==> flow/design.v <==
parameter ADD     = 4'b0000;
parameter SUB     = 4'b0001;
parameter AND     = 4'b0010;
parameter OR      = 4'b0011;
parameter XOR     = 4'b0100;
parameter NOT     = 4'b0101;
parameter MOV     = 4'b0110;
parameter NOP     = 4'b0111;
parameter LOAD    = 4'b1000;
parameter STORE   = 4'b1001;
parameter LOAD_IM = 4'b1010;
parameter BRN_Z   = 4'b1011;
parameter BRN_N   = 4'b1100;
parameter BRN_O   = 4'b1101;
parameter BRN     = 4'b1110;
module ALU  #(parameter N = 8) (
    input logic clk, arstn, rst, en,
    input logic [2:0] OP, 
    input logic signed [N-1:0] A, 
    input logic signed [N-1:0] B, 
    output logic  [2:0] ONZ,
    output logic signed [N-1:0] Result 
);
logic [2:0] temp_ONZ;
logic signed [N-1:0] temp_result;
always_comb begin
    logic Overflow;
    Overflow = 1'b0;
    case (OP)
        3'b000: begin  
            {Overflow, temp_result} = A + B;
            temp_ONZ[2] = Overflow ^ temp_result[N-1];
            temp_ONZ[1] = temp_result[N-1];
            temp_ONZ[0] = &(~temp_result);
        end
        3'b001: begin  
            {Overflow, temp_result} = A - B;
            temp_ONZ[2] = Overflow ^ temp_result[N-1];
            temp_ONZ[1] = temp_result[N-1];
            temp_ONZ[0] = &(~temp_result);
        end
        3'b010: begin  
            temp_result = A & B;
            temp_ONZ[2] = 0;
            temp_ONZ[1] = temp_result[N-1];
            temp_ONZ[0] = &(~temp_result);
        end
        3'b011: begin  
            temp_result = A | B;
            temp_ONZ[2] = 0;
            temp_ONZ[1] = temp_result[N-1];
            temp_ONZ[0] = &(~temp_result);
        end
        3'b100 : begin  
            temp_result = A ^ B;
            temp_ONZ[2] = 0;
            temp_ONZ[1] = temp_result[N-1];
            temp_ONZ[0] = &(~temp_result);
            end
        3'b101 : begin  
            {Overflow, temp_result} = A + 1;
            temp_ONZ[2] = Overflow ^ temp_result[N-1];
            temp_ONZ[1] = temp_result[N-1];
            temp_ONZ[0] = &(~temp_result);
            end
        3'b110 : begin  
            temp_result = A;
            temp_ONZ[2] = 0;
            temp_ONZ[1] = temp_result[N-1];
            temp_ONZ[0] = &(~temp_result);      
            end
        3'b111 : begin  
            temp_result = B;
            temp_ONZ[2] = 0;
            temp_ONZ[1] = temp_result[N-1];
            temp_ONZ[0] = &(~temp_result);
            end
        default: begin
            temp_ONZ = 3'h0;
            temp_result = 0;
        end
    endcase
end
always_ff @(posedge clk or negedge arstn) begin
    if (!arstn) begin
        Result <= 0;
    end
    else begin
        Result <= temp_result;
    end
end
always_ff @(posedge clk or negedge arstn) begin
    if (!arstn) begin
        ONZ <= 0;
    end 
    else if (rst) begin
        ONZ <= 0;
    end 
    else if (en) begin
        ONZ <= temp_ONZ;
    end
end
endmodule
module RF  #(parameter N = 8, parameter addressBits = 2) ( 
    input logic clk,
    input logic rst_n,
    input logic selectDestinationA,
    input logic selectDestinationB,
    input logic [1:0] selectSource,
    input logic [addressBits-1:0] writeAddress,
    input logic write_en,
    input logic [addressBits-1:0] readAddressA,
    input logic [addressBits-1:0] readAddressB,
    input logic [N-1:0] A, 
    input logic [N-1:0] B, 
    input logic [N-1:0] C, 
    output logic [N-1:0] destination1A,
    output logic [N-1:0] destination2A,
    output logic [N-1:0] destination1B,
    output logic [N-1:0] destination2B
);
    logic [N-1:0] mem [(2**addressBits)-1:0];
    logic [N-1:0] sourceData;
    logic [N-1:0] readA, readB;
    always_ff @(posedge clk, negedge rst_n) begin
        if(!rst_n) begin
            for(int i = 0; i < 2**addressBits; i++) begin
                if (i == 1) begin
                    mem[i] <= -1;
                end else begin
                    mem[i] <= 0;
                end
            end
        end else begin
            for(int i = 0; i < 2**addressBits; i++) begin
                if(write_en && writeAddress == i) begin
                    mem[i] <= sourceData;
                end
            end
        end
    end
    always_comb begin
        case (selectSource)
            2'b00: sourceData = A;
            2'b01: sourceData = B;
            2'b10: sourceData = C;
            default: sourceData = 0;
        endcase
        readA = 0;
        readB = 0;
        for(int i = 0; i < 2**addressBits; i++) begin
            if(readAddressA == i) begin
                readA = mem[i];
            end
            if(readAddressB == i) begin
                readB = mem[i];
            end
        end
        if(selectDestinationA) begin
            destination1A = 0;
            destination2A = readA;
        end else begin
            destination1A = readA;
            destination2A = 0;
        end
        if(selectDestinationB) begin
            destination1B = 0;
            destination2B = readB;
        end else begin
            destination1B = readB;
            destination2B = 0;
        end
    end
endmodule
module FSM #(
  parameter M = 4,  
  parameter N = 4,  
  parameter P = 6   
) (
  input  logic clk,
  input  logic rst_n,
  output logic ov_warning,
  output logic [  1:0] select_source,
  output logic [M-1:0] write_address,
  output logic             write_en,
  output logic [M-1:0] read_address_A, read_address_B,
  output logic select_destination_A, select_destination_B,
  output logic [N-1:0] immediate_value,
  output logic [2:0] OP,
  output logic       s_rst,
  input  logic [2:0] ONZ,
  output logic enable,
  input  logic [4+2*M-1:0] instruction_in,
  output logic              en_read_instr,
  output logic [P-1:0] read_address_instr,
  output logic SRAM_readEnable,
  output logic SRAM_writeEnable
);
parameter ADD     = 4'b0000;
parameter SUB     = 4'b0001;
parameter AND     = 4'b0010;
parameter OR      = 4'b0011;
parameter XOR     = 4'b0100;
parameter NOT     = 4'b0101;
parameter MOV     = 4'b0110;
parameter NOP     = 4'b0111;
parameter LOAD    = 4'b1000;
parameter STORE   = 4'b1001;
parameter LOAD_IM = 4'b1010;
parameter BRN_Z   = 4'b1011;
parameter BRN_N   = 4'b1100;
parameter BRN_O   = 4'b1101;
parameter BRN     = 4'b1110;
enum logic [1:0] { idle = 2'b11, fetch = 2'b00, decode = 2'b01, execute= 2'b10} state, next;
logic [  P-1:0] PC     ;
logic [  P-1:0] PC_next;
logic           ov     ;
logic           ov_reg ;
logic [2*M-1:0] offset ;
logic [3:0]       instruction_code;
logic [M-1:0]     ra, rb;
logic [2:0]       ONZ_next, ONZ_reg;
logic [4+2*M-1:0] instruction_next, instruction_reg;
assign ov_warning = ov_reg;
always @(posedge clk, negedge rst_n) begin
  if (!rst_n) begin
    state <= idle;
  end else begin
    state <= next;
  end
end
always_comb begin
  case (state)
    idle:    next = ov_reg ? idle : fetch;
    fetch:   next = decode;
    decode:  next = execute;
    execute: next = ov ? idle : fetch;
    default: next = idle;
  endcase
end
always_comb begin
  instruction_code     = 0;
  read_address_instr   = PC;
  en_read_instr        = 0;
  enable               = 0;
  read_address_A       = 0;
  read_address_B       = 0;
  OP                   = 0;
  select_destination_A = 0;
  select_destination_B = 0;
  SRAM_readEnable      = 0;
  SRAM_writeEnable     = 0;
  select_source        = 0;
  immediate_value      = 0;
  write_address        = 0;
  write_en             = 0;
  s_rst                = 0;
  PC_next              = PC;
  ONZ_next             = 0;
  ov                   = ov_reg;
  offset               = 1;
  ra                   = 0;
  rb                   = 0;
  instruction_next     = instruction_reg;
  case (state)
    idle: begin
      select_source        = 2'b00;
      write_address        = 0;
      write_en             = 1'b0;
      read_address_A       = 0;    
      read_address_B       = 0;
      select_destination_A = 1'b0;
      select_destination_B = 1'b0;
      immediate_value      = 0;
      OP                   = 3'b000;
      s_rst                = 1'b0;
      enable               = 1'b0;
      en_read_instr        = 1'b0;
      read_address_instr   = PC;
      offset               = 1;
      SRAM_readEnable      = 1'b0;
      SRAM_writeEnable     = 1'b0;
    end
    fetch: begin
      select_source        = 2'b00;
      write_address        = 0;
      write_en             = 1'b0;
      read_address_A       = 0;    
      read_address_B       = 0;
      select_destination_A = 1'b0;
      select_destination_B = 1'b0;
      immediate_value      = 0;
      OP                   = 3'b000;
      s_rst                = 1'b0;
      enable               = 1'b0;
      en_read_instr        = 1'b1;
      read_address_instr   = PC;
    end
    decode: begin 
      ONZ_next         = ONZ;
      instruction_next = instruction_in;
      instruction_code = instruction_in[4+2*M-1:2*M];
      ra               = instruction_in[2*M-1 : M];
      rb               = instruction_in[M-1:0];
      case (instruction_code)
        ADD, SUB, AND, OR, XOR     : begin
          read_address_A       = ra;    
          read_address_B       = rb;
          OP                   = instruction_code[2:0];
          enable               = 1'b1;
        end
        NOT     : begin
          read_address_A       = 1;    
          read_address_B       = rb;
          OP                   = 3'b100;
          enable               = 1'b1;
        end
        MOV     : begin
          read_address_A       = ra;    
          read_address_B       = rb;
          OP                   = 3'b111;
          enable               = 1'b1;
        end
        NOP     : begin
        end
        LOAD    : begin
          read_address_A       = ra;    
          read_address_B       = rb;
          select_destination_A = 1'b1;
          select_destination_B = 1'b1;
          SRAM_readEnable      = 1'b1;
        end
        STORE   : begin
          read_address_A       = rb;    
          read_address_B       = ra;
          select_destination_A = 1'b1;
          select_destination_B = 1'b1;
          SRAM_writeEnable     = 1'b1;
        end
        LOAD_IM : begin
          select_source        = 2'b10;
          write_address        = ra;
          write_en             = 1'b1;
          immediate_value      = $signed(rb);
        end
        BRN_Z, BRN_N, BRN_O, BRN : begin
          s_rst                = 1'b1;
        end
      endcase
    end
    execute: begin
      instruction_code = instruction_reg[4+2*M-1:2*M];
      ra               = instruction_reg[2*M-1 : M];
      rb               = instruction_reg[M-1:0];
      case (instruction_code)
        ADD, SUB, AND, OR, XOR, NOT, MOV: begin
          select_source        = 2'b00;
          write_address        = ra;
          write_en             = 1'b1;
          enable               = 1'b0;
          {ov,PC_next}         = PC+1;          
        end
        NOP     : begin
          {ov,PC_next}         = PC+1; 
        end
        LOAD    : begin
          select_source        = 2'b01;
          write_address        = ra;
          write_en             = 1'b1;
          {ov,PC_next}         = PC+1;
        end
        STORE   : begin
          {ov,PC_next}         = PC+1;
        end
        LOAD_IM : begin
          {ov,PC_next}         = PC+1;
        end
        BRN_Z   : begin
          s_rst = 0;
          if(ONZ_reg[0] == 1) 
            offset  = {ra, rb};
          else 
            offset = 1;
          if (offset[2*M-1]==1) begin
            {ov,PC_next} = PC - offset[2*M-2:0];
          end else begin
            {ov,PC_next} = PC + offset[2*M-2:0];
          end
        end
        BRN_N : begin
          s_rst = 0;
          if(ONZ_reg[1] == 1) 
            offset  = {ra, rb};
          else 
            offset = 1;
          if (offset[2*M-1]==1) begin
            {ov,PC_next} = PC - offset[2*M-2:0];
          end else begin
            {ov,PC_next} = PC + offset[2*M-2:0];
          end
        end
        BRN_O   : begin
          s_rst = 0;
          if(ONZ_reg[2] == 1) 
            offset  = {ra, rb};
          else 
            offset = 1;
          if (offset[2*M-1]==1) begin
            {ov,PC_next} = PC - offset[2*M-2:0];
          end else begin
            {ov,PC_next} = PC + offset[2*M-2:0];
          end
        end
        BRN     : begin
          s_rst  = 0;
          offset = {ra, rb};
          if (offset[2*M-1]==1) begin
            {ov,PC_next} = PC - offset[2*M-2:0];
          end else begin
            {ov,PC_next} = PC + offset[2*M-2:0];
          end
        end
      endcase
    end
  endcase
end
always_ff @(posedge clk, negedge rst_n) begin
  if (!rst_n) begin
    instruction_reg <= 0;
    ONZ_reg         <= 0;
    ov_reg          <= 0;
    PC              <= 0;
  end else begin
    instruction_reg <= instruction_next;
    ONZ_reg         <= ONZ_next;
    ov_reg          <= ov;
    PC              <= PC_next;
  end
end
endmodule
module microprocessor #(parameter N = 8, ROM_addressBits = 6, RF_addressBits = 3) (
  input  logic                           clk             ,
  input  logic                           rst_n           ,
  input  logic [ 3+2*(RF_addressBits):0] ROM_data        ,
  input  logic [                  N-1:0] SRAM_data       ,
  output logic                           overflowPC      ,
  output logic                           ROM_readEnable  ,
  output logic                           SRAM_readEnable ,
  output logic                           SRAM_writeEnable,
  output logic [    ROM_addressBits-1:0] ROM_address     ,
  output logic [(2**RF_addressBits)-1:0] SRAM_address    ,
  output logic [                  N-1:0] SRAM_data_in
);
  logic RF_selectDestA, RF_selectDestB, RF_writeEnable;
  logic [1:0] RF_selectSource;
  logic [RF_addressBits-1:0] RF_writeAddress, RF_readAddressA, RF_readAddressB;
  logic [N-1:0] RF_AluRes, RF_Im, RF_destAluA, RF_destAluB;
  RF #(.N(N), .addressBits(RF_addressBits)) rf (
    clk,
    rst_n,
    RF_selectDestA,
    RF_selectDestB,
    RF_selectSource,
    RF_writeAddress,
    RF_writeEnable,
    RF_readAddressA,
    RF_readAddressB,
    RF_AluRes, SRAM_data, RF_Im,
    RF_destAluA, SRAM_data_in, RF_destAluB, SRAM_address);
  logic ALU_rst, ALU_en;
  logic [2:0] ALU_OP, ALU_ONZ;
  ALU #(N) alu (
    clk,
    rst_n,
    ALU_rst,
    ALU_en,
    ALU_OP,
    RF_destAluA,
    RF_destAluB,
    ALU_ONZ,
    RF_AluRes
  );
  FSM #(.N(N), .M(RF_addressBits), .P(ROM_addressBits)) fsm (
    clk,
    rst_n,
    overflowPC,
    RF_selectSource,
    RF_writeAddress,
    RF_writeEnable,
    RF_readAddressA,
    RF_readAddressB,
    RF_selectDestA,
    RF_selectDestB,
    RF_Im,
    ALU_OP,
    ALU_rst,
    ALU_ONZ,
    ALU_en,
    ROM_data,
    ROM_readEnable,
    ROM_address,
    SRAM_readEnable,
    SRAM_writeEnable
  );
endmodule
Lab notebook: microprocessor

Step by step through the tools: microprocessor
Tool output for the design above before and after an edit, in the order of the flow.
Lines under "orig" count in the file above, lines under "edited" in the edited file.
"diff" is "edited" less "orig", of the values as shown; "change_rel_pct" is that difference over "orig", in percent.
Operators carry their Yosys type and port widths (W data, S select, Z words).
Cell names lack the library's common part.
{"block": "setup", "design": "microprocessor", "clk_port": "clk", "cell_library": "sky130hd", "pvt_corner": "tt_025C_1v80"}

The edit
The edit as a unified diff against the file above.
The edit is scripted: it alters the design's behaviour and was not made to optimise anything.
begin of diff
@@ -35,5 +35,5 @@
         end
         3'b001: begin  
-            {Overflow, temp_result} = A - B;
+            {Overflow, temp_result} = A + B;
             temp_ONZ[2] = Overflow ^ temp_result[N-1];
             temp_ONZ[1] = temp_result[N-1];
end of diff

Word level
Counts by Yosys on the flattened word-level netlist (proc, flatten, opt, wreduce). Print and check cells are left out. Cells with the same type and inputs are merged into one.
{"block": "classes", "item": "n_addsub", "orig": 12, "edited": 11, "diff": -1, "change_rel_pct": -8.33}
{"block": "classes", "item": "equal", "orig": 61, "edited": 61, "diff": 0, "change_rel_pct": 0.00}
{"block": "classes", "item": "mux", "orig": 78, "edited": 78, "diff": 0, "change_rel_pct": 0.00}
{"block": "classes", "item": "logic", "orig": 15, "edited": 13, "diff": -2, "change_rel_pct": -13.33}
{"block": "classes", "item": "n_reduce_logical", "orig": 40, "edited": 40, "diff": 0, "change_rel_pct": 0.00}
{"block": "op_table", "cell": "$pmux W1 S8", "orig": 2, "edited": 0, "diff": -2, "change_rel_pct": -100.00}
{"block": "op_table", "cell": "$pmux W1 S7", "orig": 0, "edited": 2, "diff": 2}
{"block": "op_table", "cell": "$not A8 Y8", "orig": 8, "edited": 7, "diff": -1, "change_rel_pct": -12.50}
{"block": "op_table", "cell": "$reduce_and A8 Y1", "orig": 8, "edited": 7, "diff": -1, "change_rel_pct": -12.50}
{"block": "op_table", "cell": "$xor A1 B1 Y1", "orig": 3, "edited": 2, "diff": -1, "change_rel_pct": -33.33}
{"block": "op_table", "cell": "$reduce_or A2 Y1", "orig": 2, "edited": 3, "diff": 1, "change_rel_pct": 50.00}
{"block": "op_table", "cell": "$pmux W1 S3", "orig": 1, "edited": 2, "diff": 1, "change_rel_pct": 100.00}
{"block": "op_table", "cell": "$pmux W1 S4", "orig": 1, "edited": 0, "diff": -1, "change_rel_pct": -100.00}
{"block": "op_table", "cell": "$pmux W8 S8", "orig": 1, "edited": 0, "diff": -1, "change_rel_pct": -100.00}
{"block": "op_table", "cell": "$sub A8 B8 Y9", "orig": 1, "edited": 0, "diff": -1, "change_rel_pct": -100.00}
{"block": "op_table", "cell": "$pmux W8 S7", "orig": 0, "edited": 1, "diff": 1}
Operator kinds equal on both sides are left out: 47.
{"block": "bits", "item": "ff_bits", "orig": 97, "edited": 97, "diff": 0, "change_rel_pct": 0.00}
{"block": "bits", "item": "in_bits", "orig": 20, "edited": 20, "diff": 0, "change_rel_pct": 0.00}
{"block": "bits", "item": "out_inout_bits", "orig": 26, "edited": 26, "diff": 0, "change_rel_pct": 0.00}
{"block": "bits", "item": "wordCells", "orig": 221, "edited": 218, "diff": -3, "change_rel_pct": -1.36}

Depth
Depth = most cells in a row (Yosys ltp): at word level without a register or memory, in the mapped netlist without a sequential cell, where the memories' decode and read muxes count.
{"block": "logic_depth", "item": "depth_word", "orig": 20, "edited": 20, "diff": 0, "change_rel_pct": 0.00}
{"block": "logic_depth", "item": "ABC_AREA", "orig": "0", "edited": "0"}
{"block": "logic_depth", "item": "depth_mapped", "orig": 25, "edited": 23, "diff": -2, "change_rel_pct": -8.00}

Mapped cells and area
Yosys stat after the flow's synthesis: flattened, memories mapped to cells. It holds for the ABC_AREA given above (unset counts as 0); a run with the other value may have another netlist.
{"block": "by_type", "type": "o21ai_0", "orig": 112, "edited": 52, "diff": -60, "change_rel_pct": -53.57}
{"block": "by_type", "type": "nor2_1", "orig": 96, "edited": 146, "diff": 50, "change_rel_pct": 52.08}
{"block": "by_type", "type": "nand2_1", "orig": 154, "edited": 119, "diff": -35, "change_rel_pct": -22.73}
{"block": "by_type", "type": "a21oi_1", "orig": 115, "edited": 134, "diff": 19, "change_rel_pct": 16.52}
{"block": "by_type", "type": "clkbuf_1", "orig": 35, "edited": 51, "diff": 16, "change_rel_pct": 45.71}
{"block": "by_type", "type": "buf_2", "orig": 15, "edited": 2, "diff": -13, "change_rel_pct": -86.67}
{"block": "by_type", "type": "nand2b_1", "orig": 13, "edited": 23, "diff": 10, "change_rel_pct": 76.92}
{"block": "by_type", "type": "ha_1", "orig": 53, "edited": 44, "diff": -9, "change_rel_pct": -16.98}
{"block": "by_type", "type": "o22ai_1", "orig": 22, "edited": 14, "diff": -8, "change_rel_pct": -36.36}
{"block": "by_type", "type": "and3_1", "orig": 7, "edited": 15, "diff": 8, "change_rel_pct": 114.29}
{"block": "by_type", "type": "nand3_1", "orig": 29, "edited": 22, "diff": -7, "change_rel_pct": -24.14}
{"block": "by_type", "type": "and2_1", "orig": 25, "edited": 18, "diff": -7, "change_rel_pct": -28.00}
{"block": "by_type", "type": "a32oi_1", "orig": 10, "edited": 4, "diff": -6, "change_rel_pct": -60.00}
{"block": "by_type", "type": "a31oi_1", "orig": 13, "edited": 18, "diff": 5, "change_rel_pct": 38.46}
{"block": "by_type", "type": "a311oi_1", "orig": 5, "edited": 0, "diff": -5, "change_rel_pct": -100.00}
{"block": "by_type", "type": "o211ai_1", "orig": 3, "edited": 8, "diff": 5, "change_rel_pct": 166.67}
{"block": "by_type", "type": "a221oi_1", "orig": 1, "edited": 6, "diff": 5, "change_rel_pct": 500.00}
{"block": "by_type", "type": "and4_1", "orig": 0, "edited": 5, "diff": 5}
Cell types equal on both sides are left out: 11.
The list need not be complete.
{"block": "mapped", "item": "cells", "orig": 1103, "edited": 1040, "diff": -63, "change_rel_pct": -5.71}
{"block": "mapped", "item": "synth_area_um2", "orig": 8548.2, "edited": 8044.0, "diff": -504.2, "change_rel_pct": -5.90}
{"block": "mapped", "item": "sequential_area_um2", "orig": 2488.6, "edited": 2488.6, "diff": 0.0, "change_rel_pct": 0.00}
{"block": "mapped", "item": "ffs", "orig": 99, "edited": 99, "diff": 0, "change_rel_pct": 0.00}
{"block": "mapped", "item": "n_buf", "orig": 61, "edited": 58, "diff": -3, "change_rel_pct": -4.92}
By module: a second synthesis without flattening, with its own total; a netlist apart from the flattened one above.
{"block": "unflattened", "item": "hier_cells", "orig": 1103, "edited": 1044, "diff": -59, "change_rel_pct": -5.35}
{"block": "unflattened", "item": "hier_area_um2", "orig": 9198.8, "edited": 8578.2, "diff": -620.6, "change_rel_pct": -6.75}
Rows give one instance, submodules left out.
{"block": "by_module_orig", "module": "RF", "n_inst": 1, "n_cells": 438, "area_um2": 4011.3, "seq_area_um2": 1611.5}
{"block": "by_module_orig", "module": "FSM", "n_inst": 1, "n_cells": 378, "area_um2": 2936.6, "seq_area_um2": 601.8}
{"block": "by_module_orig", "module": "ALU (N=8)", "n_inst": 1, "n_cells": 287, "area_um2": 2250.9, "seq_area_um2": 275.3}
{"block": "by_module_orig", "module": "microprocessor", "n_inst": 1, "n_cells": 0, "area_um2": 0.0, "seq_area_um2": 0.0}
{"block": "by_module_edited", "module": "RF", "n_inst": 1, "n_cells": 438, "area_um2": 4011.3, "seq_area_um2": 1611.5}
{"block": "by_module_edited", "module": "FSM", "n_inst": 1, "n_cells": 370, "area_um2": 2855.2, "seq_area_um2": 601.8}
{"block": "by_module_edited", "module": "ALU (N=8)", "n_inst": 1, "n_cells": 236, "area_um2": 1711.6, "seq_area_um2": 275.3}
{"block": "by_module_edited", "module": "microprocessor", "n_inst": 1, "n_cells": 0, "area_um2": 0.0, "seq_area_um2": 0.0}

Timing after synthesis
Path of least setup slack by OpenSTA after synthesis, without wires, with an ideal clock, recovery checks aside; 20% of the period is set as input and as output delay. Where synthesis merged equal registers, the netlist keeps one of their names.
{"block": "synth_path", "item": "kind", "orig": "in2reg", "edited": "in2reg"}
{"block": "synth_path", "item": "start", "orig": "in ROM_data[7]", "edited": "in ROM_data[9]"}
{"block": "synth_path", "item": "end", "orig": "reg alu.ONZ[0]", "edited": "reg alu.ONZ[0]"}
{"block": "synth_path", "item": "period_ps", "orig": 6000, "edited": 6000, "diff": 0, "change_rel_pct": 0.00}
{"block": "synth_path", "item": "arrival_ps", "orig": 5107, "edited": 5080, "diff": -27, "change_rel_pct": -0.53}
{"block": "synth_path", "item": "t_required_ps", "orig": 5897, "edited": 5908, "diff": 11, "change_rel_pct": 0.19}
{"block": "synth_path", "item": "slack_ps", "orig": 790, "edited": 829, "diff": 39}
{"block": "synth_path", "item": "delay_ps", "orig": 4010, "edited": 3972, "diff": -38, "change_rel_pct": -0.95}
{"block": "synth_path", "item": "path_stages", "orig": 23, "edited": 21, "diff": -2, "change_rel_pct": -8.70}
{"block": "synth_path", "item": "n_path_buf", "orig": 3, "edited": 2, "diff": -1, "change_rel_pct": -33.33}
{"block": "synth_path", "item": "synth_period_reached_ps", "orig": 5210, "edited": 5171, "diff": -39, "change_rel_pct": -0.75}
"delay_ps" = arrival - input delay + setup time.
"path_stages" counts driving pins, that of a launching flip-flop among them; a cell with two outputs on the path counts twice.
"synth_period_reached_ps" is the clock period less the worst setup slack; recovery checks do not enter. This is arithmetic on one report: input and output delays are still those of the set period (20% each).
The rows between start and end are the longest chain of elaborated cells between them; the timing report does not say that the signal goes this way. Where chains are equally long, one stands for them.
Each line given opens the expression or statement behind the cell; cells for indexed reads and writes are added by Yosys, which also makes memories of some case tables.
At most two assigning lines are given for a register; there are more.
{"block": "synth_between_orig", "cell_sequence": "buf_4 o21ai_2 a2bb2o_1 a22o_1 clkbuf_1 and3_1 buf_2 nand2_1 nor2_1 a311oi_1 and2_1 ha_1 inv_1 fa_1 nor2b_1 o21ai_0 a21oi_1 o31ai_1 a21boi_0 or4_1 o21ai_0 a22oi_1 o41ai_2", "elab_chain_cells": 20, "cone_cells": 99, "cone_lines": 23, "cone_classes": "add/sub (3); eq/ne (33); mux (33); logic (11); reduce/logical (19)"}
{"block": "synth_rtl_orig", "item": "start, declared", "line_no": 444, "source": "input  logic [ 3+2*(RF_addressBits):0] ROM_data        ,"}
{"block": "synth_rtl_orig", "item": "$eq A4 B4 Y1", "line_no": 305, "source": "case (instruction_code)"}
{"block": "synth_rtl_orig", "item": "$reduce_or A7 Y1"}
{"block": "synth_rtl_orig", "item": "$pmux W3 S3", "line_no": 305}
{"block": "synth_rtl_orig", "item": "$pmux W3 S2", "line_no": 265, "source": "case (state)"}
{"block": "synth_rtl_orig", "item": "$logic_not A3 Y1", "line_no": 152, "source": "if(readAddressA == i) begin"}
{"block": "synth_rtl_orig", "item": "$mux W8 x8", "line_no": 152}
{"block": "synth_rtl_orig", "item": "$mux W8", "line_no": 159, "source": "if(selectDestinationA) begin"}
{"block": "synth_rtl_orig", "item": "$add A8 B2 Y9", "line_no": 61, "source": "{Overflow, temp_result} = A + 1;"}
{"block": "synth_rtl_orig", "item": "$not A8 Y8", "line_no": 64, "source": "temp_ONZ[0] = &(~temp_result);"}
{"block": "synth_rtl_orig", "item": "$reduce_and A8 Y1", "line_no": 64}
{"block": "synth_rtl_orig", "item": "$pmux W1 S8", "line_no": 29, "source": "case (OP)"}
{"block": "synth_rtl_orig", "item": "$mux W3", "line_no": 99, "source": "else if (en) begin"}
{"block": "synth_rtl_orig", "item": "$mux W3", "line_no": 96, "source": "else if (rst) begin"}
{"block": "synth_rtl_orig", "item": "end, assigned", "line_no": 97, "source": "ONZ <= 0;"}
{"block": "synth_rtl_orig", "item": "end, assigned", "line_no": 100, "source": "ONZ <= temp_ONZ;"}
{"block": "synth_rtl_orig", "item": "end, declared", "line_no": 21, "source": "output logic  [2:0] ONZ,"}
{"block": "synth_between_edited", "cell_sequence": "buf_4 o21ai_1 a2bb2o_1 a22oi_1 clkbuf_1 nand2_1 nor2_1 a222oi_1 and3_1 or2_2 inv_1 ha_1 fa_1 nor2_1 nand3_1 nand4bb_1 nor4_1 a31oi_1 nor4b_1 a21oi_1 o31ai_2", "elab_chain_cells": 20, "cone_cells": 97, "cone_classes": "add/sub (2); eq/ne (33); mux (33); logic (10); reduce/logical (19)"}
{"block": "synth_rtl_edited", "item": "start, declared", "line_no": 444, "source": "input  logic [ 3+2*(RF_addressBits):0] ROM_data        ,"}
{"block": "synth_rtl_edited", "item": "$eq A4 B4 Y1", "line_no": 305, "source": "case (instruction_code)"}
{"block": "synth_rtl_edited", "item": "$reduce_or A7 Y1"}
{"block": "synth_rtl_edited", "item": "$pmux W3 S3", "line_no": 305}
{"block": "synth_rtl_edited", "item": "$pmux W3 S2", "line_no": 265, "source": "case (state)"}
{"block": "synth_rtl_edited", "item": "$logic_not A3 Y1", "line_no": 152, "source": "if(readAddressA == i) begin"}
{"block": "synth_rtl_edited", "item": "$mux W8 x8", "line_no": 152}
{"block": "synth_rtl_edited", "item": "$mux W8", "line_no": 159, "source": "if(selectDestinationA) begin"}
{"block": "synth_rtl_edited", "item": "$add A8 B2 Y9", "line_no": 61, "source": "{Overflow, temp_result} = A + 1;"}
{"block": "synth_rtl_edited", "item": "$not A8 Y8", "line_no": 64, "source": "temp_ONZ[0] = &(~temp_result);"}
{"block": "synth_rtl_edited", "item": "$reduce_and A8 Y1", "line_no": 64}
{"block": "synth_rtl_edited", "item": "$pmux W1 S7", "line_no": 29, "source": "case (OP)"}
{"block": "synth_rtl_edited", "item": "$mux W3", "line_no": 99, "source": "else if (en) begin"}
{"block": "synth_rtl_edited", "item": "$mux W3", "line_no": 96, "source": "else if (rst) begin"}
{"block": "synth_rtl_edited", "item": "end, assigned", "line_no": 97, "source": "ONZ <= 0;"}
{"block": "synth_rtl_edited", "item": "end, assigned", "line_no": 100, "source": "ONZ <= temp_ONZ;"}
{"block": "synth_rtl_edited", "item": "end, declared", "line_no": 21, "source": "output logic  [2:0] ONZ,"}

Timing after layout
Path of least setup slack in the final report of each run of pair 1 (OpenROAD, finished layout, wires in). Where an end is a register, its clock arrival counts in the times.
The path's times are printed in steps of 10 ps; the period is the one set.
{"block": "layout_path", "item": "kind", "orig": "in2out", "edited": "in2out"}
{"block": "layout_path", "item": "start", "orig": "in ROM_data[9]", "edited": "in ROM_data[9]"}
{"block": "layout_path", "item": "end", "orig": "out SRAM_data_in[7]", "edited": "out SRAM_address[5]"}
{"block": "layout_path", "item": "period_ps", "orig": 5850, "edited": 5850, "diff": 0, "change_rel_pct": 0.00}
{"block": "layout_path", "item": "out_delay_ps", "orig": 1170, "edited": 1170, "diff": 0, "change_rel_pct": 0.00}
{"block": "layout_path", "item": "arrival_ps", "orig": 4550, "edited": 4530, "diff": -20, "change_rel_pct": -0.44}
{"block": "layout_path", "item": "t_required_ps", "orig": 4680, "edited": 4680, "diff": 0, "change_rel_pct": 0.00}
{"block": "layout_path", "item": "slack_ps", "orig": 130, "edited": 150, "diff": 20}
{"block": "layout_path", "item": "path_stages", "orig": 12, "edited": 12, "diff": 0, "change_rel_pct": 0.00}
{"block": "layout_path", "item": "n_path_buf", "orig": 6, "edited": 5, "diff": -1, "change_rel_pct": -16.67}
The rows between start and end are the longest chain of elaborated cells between them; the timing report does not say that the signal goes this way. Where chains are equally long, one stands for them.
{"block": "layout_between_orig", "cell_sequence": "clkdlybuf4s50_1 buf_4 a2bb2o_1 a22o_2 o31ai_2 buf_4 buf_4 a32oi_1 a311oi_1 buf_4 and2_1 clkdlybuf4s50_1", "elab_chain_cells": 14, "cone_cells": 32, "cone_lines": 4, "cone_classes": "eq/ne (15); mux (13); reduce/logical (4)"}
{"block": "layout_rtl_orig", "item": "start, declared", "line_no": 444, "source": "input  logic [ 3+2*(RF_addressBits):0] ROM_data        ,"}
{"block": "layout_rtl_orig", "item": "$eq A4 B4 Y1", "line_no": 305, "source": "case (instruction_code)"}
{"block": "layout_rtl_orig", "item": "$reduce_or A7 Y1"}
{"block": "layout_rtl_orig", "item": "$pmux W3 S3", "line_no": 305}
{"block": "layout_rtl_orig", "item": "$pmux W3 S2", "line_no": 265, "source": "case (state)"}
{"block": "layout_rtl_orig", "item": "$logic_not A3 Y1", "line_no": 152, "source": "if(readAddressA == i) begin"}
{"block": "layout_rtl_orig", "item": "$mux W8 x8", "line_no": 152}
{"block": "layout_rtl_orig", "item": "$mux W8", "line_no": 159, "source": "if(selectDestinationA) begin"}
{"block": "layout_rtl_orig", "item": "end, declared", "line_no": 452, "source": "output logic [                  N-1:0] SRAM_data_in"}
{"block": "layout_between_edited", "cell_sequence": "clkdlybuf4s50_1 nor4bb_1 buf_4 and2_4 a211oi_1 buf_4 a32o_1 nor4_1 a2bb2oi_1 buf_4 nor2_1 clkdlybuf4s50_1", "elab_chain_cells": 14, "cone_cells": 32, "cone_lines": 4, "cone_classes": "eq/ne (15); mux (13); reduce/logical (4)"}
{"block": "layout_rtl_edited", "item": "start, declared", "line_no": 444, "source": "input  logic [ 3+2*(RF_addressBits):0] ROM_data        ,"}
{"block": "layout_rtl_edited", "item": "$eq A4 B4 Y1", "line_no": 305, "source": "case (instruction_code)"}
{"block": "layout_rtl_edited", "item": "$reduce_or A8 Y1"}
{"block": "layout_rtl_edited", "item": "$pmux W3 S2", "line_no": 305}
{"block": "layout_rtl_edited", "item": "$pmux W3 S2", "line_no": 265, "source": "case (state)"}
{"block": "layout_rtl_edited", "item": "$logic_not A3 Y1", "line_no": 155, "source": "if(readAddressB == i) begin"}
{"block": "layout_rtl_edited", "item": "$mux W8 x8", "line_no": 155}
{"block": "layout_rtl_edited", "item": "$mux W8", "line_no": 166, "source": "if(selectDestinationB) begin"}
{"block": "layout_rtl_edited", "item": "end, declared", "line_no": 451, "source": "output logic [(2**RF_addressBits)-1:0] SRAM_address    ,"}

Flow runs
Runs of the flow (Yosys, OpenROAD) on both versions; the two runs of a pair have the same settings. The constraints put input and output delay at 20% of the set period each and load the outputs with 0.01 pF.
{"block": "flow_settings_pair_1", "CORE_UTILIZATION": 40, "period_ns": 5.85, "CAP_MARGIN": 20, "CORE_MARGIN": 2, "SLEW_MARGIN": 20}
{"block": "measured_pair_1", "item": "yosys.chip_area_um2", "orig": 8548.2, "edited": 8044.0, "diff": -504.2, "change_rel_pct": -5.90}
{"block": "measured_pair_1", "item": "design.die.area_um2", "orig": 22555.5, "edited": 21260.6, "diff": -1294.9, "change_rel_pct": -5.74}
{"block": "measured_pair_1", "item": "final_cell_area_um2", "orig": 10183.5, "edited": 9522.9, "diff": -660.6, "change_rel_pct": -6.49}
{"block": "measured_pair_1", "item": "fin_util_pct", "orig": 48.4, "edited": 48.6, "diff": 0.2}
{"block": "measured_pair_1", "item": "timing.setup.ws_ps", "orig": 126, "edited": 149, "diff": 23}
{"block": "measured_pair_1", "item": "total_negative_slack_ps", "orig": 0, "edited": 0, "diff": 0}
{"block": "measured_pair_1", "item": "hold_ws_ps", "orig": 440, "edited": 494, "diff": 54}
{"block": "measured_pair_1", "item": "power.total_uw", "orig": 2551, "edited": 2271, "diff": -280, "change_rel_pct": -10.98}
{"block": "measured_pair_1", "item": "timing.achieved_period_ps", "orig": 5724, "edited": 5701, "diff": -23, "change_rel_pct": -0.40}
{"block": "flow_settings_pair_2", "CAP_MARGIN": 0, "CORE_UTILIZATION": 24, "GPL_TIMING_DRIVEN": 0, "PLACE_DENSITY_LB_ADDON": 0.21, "SLEW_MARGIN": 20, "period_ns": 5.74, "CORE_MARGIN": 2}
{"block": "measured_pair_2", "item": "yosys.chip_area_um2", "orig": 8548.2, "edited": 8044.0, "diff": -504.2, "change_rel_pct": -5.90}
{"block": "measured_pair_2", "item": "design.die.area_um2", "orig": 37142.9, "edited": 34997.1, "diff": -2145.8, "change_rel_pct": -5.78}
{"block": "measured_pair_2", "item": "final_cell_area_um2", "orig": 10048.4, "edited": 9788.1, "diff": -260.3, "change_rel_pct": -2.59}
{"block": "measured_pair_2", "item": "fin_util_pct", "orig": 28.5, "edited": 29.4, "diff": 0.9}
{"block": "measured_pair_2", "item": "timing.setup.ws_ps", "orig": 226, "edited": 246, "diff": 20}
{"block": "measured_pair_2", "item": "total_negative_slack_ps", "orig": 0, "edited": 0, "diff": 0}
{"block": "measured_pair_2", "item": "hold_ws_ps", "orig": 441, "edited": 490, "diff": 49}
{"block": "measured_pair_2", "item": "power.total_uw", "orig": 2532, "edited": 2341, "diff": -191, "change_rel_pct": -7.54}
{"block": "measured_pair_2", "item": "timing.achieved_period_ps", "orig": 5514, "edited": 5494, "diff": -20, "change_rel_pct": -0.36}
"timing.achieved_period_ps": clock period set for the run, less the worst setup slack. It is reckoned from that one timing run; input and output delays stay at 20% of the period that was set.
By "power.total_uw" is meant OpenSTA's value without simulated activity: inputs other than the clock are taken to toggle once in ten clock periods, and the tool carries that through the logic.
